==> flow/design.v <==
module multiplier #(parameter width_p="inv")
  ( input      [width_p-1:0] a_i
  , input      [width_p-1:0] b_i
  , output [(2*width_p)-1:0] c_o
  );
  assign c_o = a_i * b_i;
endmodule
module chip_top
  ( input          clk_i
  , input          reset_i
  , input          v_i
  , input  [31:0]  a_i
  , input  [31:0]  b_i
  , output         v_o
  , output [63:0]  c_o
  );
  reg        v_r, v_o_r;
  reg [31:0] a_r, b_r;
  reg [63:0] c_r;
  wire [63:0] c_n;
  multiplier #(.width_p(32)) MULT
    (.a_i(a_r)
    ,.b_i(b_r)
    ,.c_o(c_n)
    );
  always @(posedge clk_i) begin
    if (reset_i) begin
      v_r   <= 1'b0;
      v_o_r <= 1'b0;
    end else begin
      v_r   <= v_i;
      v_o_r <= v_r;
    end
    a_r <= a_i;
    b_r <= b_i;
    c_r <= c_n;
  end
  assign v_o = v_o_r;
  assign c_o = c_r;
endmodule
Step by step through the tools: chip_top --
What the tools print for chip_top, step after step. Lines are those of the file above, counted from 1. Operators carry their Yosys type and port widths (W data, S select, Z words). Library cell names are shortened. A cell with -- has no value.
Inputs: design top chip_top, clock input clk_i, library sky130hd, library corner tt_025C_1v80

Elaborated design --
Yosys after proc, flatten, opt, wreduce and memory -nomap, before mapping. Enables and synchronous resets that opt folds into registers are not counted as muxes. Memory bits, and registers merged into a memory's read port (data or address), are not among the register bits. Print and check cells are not counted. Equal cells are merged and count once.
Operators by class: multipliers 1
Operators by type and width (count):
- $mul A32 B32 Y64 | 1
Bit counts: flip-flop bits (word level) 130, output and inout bits 65, word-level cells 6

Logic depth --
Longest topological path by Yosys (ltp), each cell counted once; first at word level (registers and memories cut), then after technology mapping (sequential cells cut; the memories' decode and read muxes count).
Depth: depth after elaboration 1, ABC_AREA 0, depth in mapped cells 29, mapped depth without buffers 27

After synthesis --
The flow's flattened synthesis, as Yosys stat reports it; memories are mapped. The netlist is that of the ABC_AREA named above (0 if unset); the other value can give another one.
Cells by type (count):
- fa_1 | 896
- and2_1 | 599
- ha_1 | 263
- inv_1 | 873
- dfxtp_1 | 130
- nand2_1 | 471
- clkbuf_1 | 218
- xnor2_1 | 41
- a21oi_1 | 67
- a21o_1 | 29
- o21ai_0 | 37
- xor2_1 | 21
- nand4_1 | 22
- nor2_1 | 32
- o21bai_1 | 13
- o21a_1 | 10
- a31oi_1 | 10
- nand3_1 | 12
Other cell types: 32; their cells: 80.
Mapped netlist: standard cells after synthesis 3824, chip area (Yosys) 35870.7 um^2, sequential area 2602.5 um^2, flip-flop cells 130, buffers 218
The figures by module come from a second, unflattened synthesis with its own total; it is not the netlist above.
Unflattened totals: cell total of the unflattened synthesis 3862, area (unflattened synthesis) 36150.9 um^2
Rows give one instance, submodules left out.
By module:
- multiplier #(width_p=32) | instances 1, cells 3730, area 33535.9 um^2, seq. area 0.0 um^2
- chip_top | instances 1, cells 132, area 2615.0 um^2, seq. area 2602.5 um^2

Path before layout --
Path of least setup slack by OpenSTA after synthesis, without wires, with an ideal clock, recovery checks aside; 20% of the period is set as input and as output delay. Where synthesis merged equal registers, the netlist keeps one of their names.
Timing path post-synthesis: path type flip-flop to flip-flop, start point reg a_r[29], end point reg c_r[62], period 7.5 ns, library setup time 0.119 ns, launch time at the first pin 0.000 ns, arrival time 6.960 ns, required time 7.381 ns, slack 0.420 ns, delay of the path 7.079 ns, stages on the path 25, buffers on the path 2, synthesis period reached 7.08 ns
"delay of the path" = arrival - input delay + setup time. "stages on the path": output pins that drive a net of the path, with the launching flip-flop's if there is one; two outputs of one cell count as two. "synthesis period reached" is the clock period less the worst setup slack; recovery checks do not enter. This is arithmetic on one report: input and output delays are still those of the set period (20% each). Between the ends stands the longest chain of elaborated cells between them, by number of cells; it is not shown to be the way that was timed. Of several equally long chains one is given. A line is the first line of the expression or statement that the cell stems from. Yosys adds cells for indexed reads and writes and turns some case tables into memories.
On the way, post-synthesis: path through dfxtp_1 clkbuf_1 nand2_1 fa_1 inv_1 fa_1 inv_1 fa_1 fa_1 inv_1 fa_1 fa_1 fa_1 fa_1 ha_1 clkbuf_1 nand4_1 nor4_1 inv_1 a211oi_1 o21ai_0 o21a_1 o21ai_0 o211ai_1 xnor2_1, cells in the longest elaborated chain 1, elaborated cells on any way between the ends 1, source lines of those cells 1, classes of those cells mul: 1
Ends and longest elaborated chain, post-synthesis:
- start, declared | line 18 | reg [31:0] a_r, b_r;
- start, assigned | line 34 | a_r <= a_i;
- $mul A32 B32 Y64 | line 6 | assign c_o = a_i * b_i;
- end, assigned | line 36 | c_r <= c_n;
- end, declared | line 19 | reg [63:0] c_r;

Timing after layout --
Path of least setup slack in the final report of run 1 (OpenROAD, finished layout, wires in). Where an end is a register, its clock arrival counts in the times.
Timing path after layout: path type flip-flop to flip-flop, start point reg a_r[10], end point reg c_r[50], period 13.2 ns, library setup time 0.11 ns, launch time at the first pin 0.52 ns, arrival time 8.97 ns, required time 13.62 ns, slack 4.64 ns, stages on the path 23, buffers on the path 1
Between the ends stands the longest chain of elaborated cells between them, by number of cells; it is not shown to be the way that was timed. Of several equally long chains one is given.
On the way, after layout: path through dfxtp_2 nand2_1 fa_1 inv_1 fa_1 fa_1 fa_1 fa_1 fa_1 fa_1 inv_1 fa_1 inv_1 ha_1 nand4_1 nor4_1 inv_1 a211oi_1 o21ai_1 buf_4 o41ai_1 a211oi_1 xnor2_1, cells in the longest elaborated chain 1, elaborated cells on any way between the ends 1, source lines of those cells 1, classes of those cells mul: 1
Ends and longest elaborated chain, after layout:
- start, declared | line 18 | reg [31:0] a_r, b_r;
- start, assigned | line 34 | a_r <= a_i;
- $mul A32 B32 Y64 | line 6 | assign c_o = a_i * b_i;
- end, assigned | line 36 | c_r <= c_n;
- end, declared | line 19 | reg [63:0] c_r;

Hand-over note for chip_top

Flow measurements of chip_top on sky130hd: 5 stored runs with different settings, listed in no order. Input and output delays are each 20% of the period that was set; the output load is 0.01 pF.
"reached clock period": clock period set for the run, less the worst setup slack. It is reckoned from that one timing run; input and output delays stay at 20% of the period that was set.
"critical path time" = time allowed to the worst setup path (clock period - input delay - output delay, where it has them) - its slack; a late launch clock adds to it, a late capture clock takes from it.

* Run 1 | settings: CAP_MARGIN 30; CORE_UTILIZATION 35; CTS_CLUSTER_DIAMETER 332; HOLD_SLACK_MARGIN 0.12; MAX_ROUTING_LAYER met5; MIN_ROUTING_LAYER met1; PLACE_DENSITY_LB_ADDON 0.28; SETUP_SLACK_MARGIN 2.17; period_ns 13.2; CORE_MARGIN 2; SLEW_MARGIN 20 | results: die outline area 105063.0 um^2; critical path time 8.56 ns; type of the worst setup path flip-flop to flip-flop; final utilization 38.5 %; worst setup slack after layout 4.642 ns; synthesized cell area 35870.7 um^2; setup TNS 0.000 ns; reached clock period 8.558 ns
* Run 2 | settings: CORE_UTILIZATION 40; SETUP_SLACK_MARGIN 2.2; period_ns 7.35; CAP_MARGIN 20; CORE_MARGIN 2; SLEW_MARGIN 20 | results: reached clock period 7.358 ns; critical path time 7.36 ns; type of the worst setup path flip-flop to flip-flop; final utilization 50.1 %; worst setup slack after layout -0.008 ns; synthesized cell area 35870.7 um^2; setup TNS -0.011 ns; die outline area 92088.0 um^2
* Run 3 | settings: CAP_MARGIN 15; CELL_PAD_IN_SITES_GLOBAL_PLACEMENT 2; CORE_MARGIN 7; CORE_UTILIZATION 20; CTS_CLUSTER_SIZE 65; MIN_ROUTING_LAYER met1; PLACE_DENSITY_LB_ADDON 0.16; SETUP_SLACK_MARGIN 2.89; SLEW_MARGIN 30; period_ns 10.3 | results: final utilization 24.5 %; reached clock period 7.561 ns; die outline area 191406.0 um^2; setup TNS 0.000 ns; synthesized cell area 35870.7 um^2; critical path time 7.56 ns; type of the worst setup path flip-flop to flip-flop; worst setup slack after layout 2.739 ns
* Run 4 | settings: CAP_MARGIN 10; CELL_PAD_IN_SITES_DETAIL_PLACEMENT 1; CORE_MARGIN 9; CORE_UTILIZATION 64; CTS_CLUSTER_DIAMETER 233; CTS_CLUSTER_SIZE 71; GPL_TIMING_DRIVEN 1; HOLD_SLACK_MARGIN 0.29; MAX_ROUTING_LAYER met4; MIN_ROUTING_LAYER met2; PLACE_DENSITY 0.36; SETUP_SLACK_MARGIN 1.28; SLEW_MARGIN 0; TNS_END_PERCENT 65; period_ns 7.5 | stopped before the end: clock tree synthesis reported DPL-0033
* Run 5 | settings: CORE_UTILIZATION 40; period_ns 8.56; CAP_MARGIN 20; CORE_MARGIN 2; SLEW_MARGIN 20 | results: critical path time 8.34 ns; type of the worst setup path flip-flop to flip-flop; synthesized cell area 35870.7 um^2; setup TNS 0.000 ns; die outline area 92088.0 um^2; worst setup slack after layout 0.220 ns; final utilization 44.8 %; reached clock period 8.340 ns

End of note.
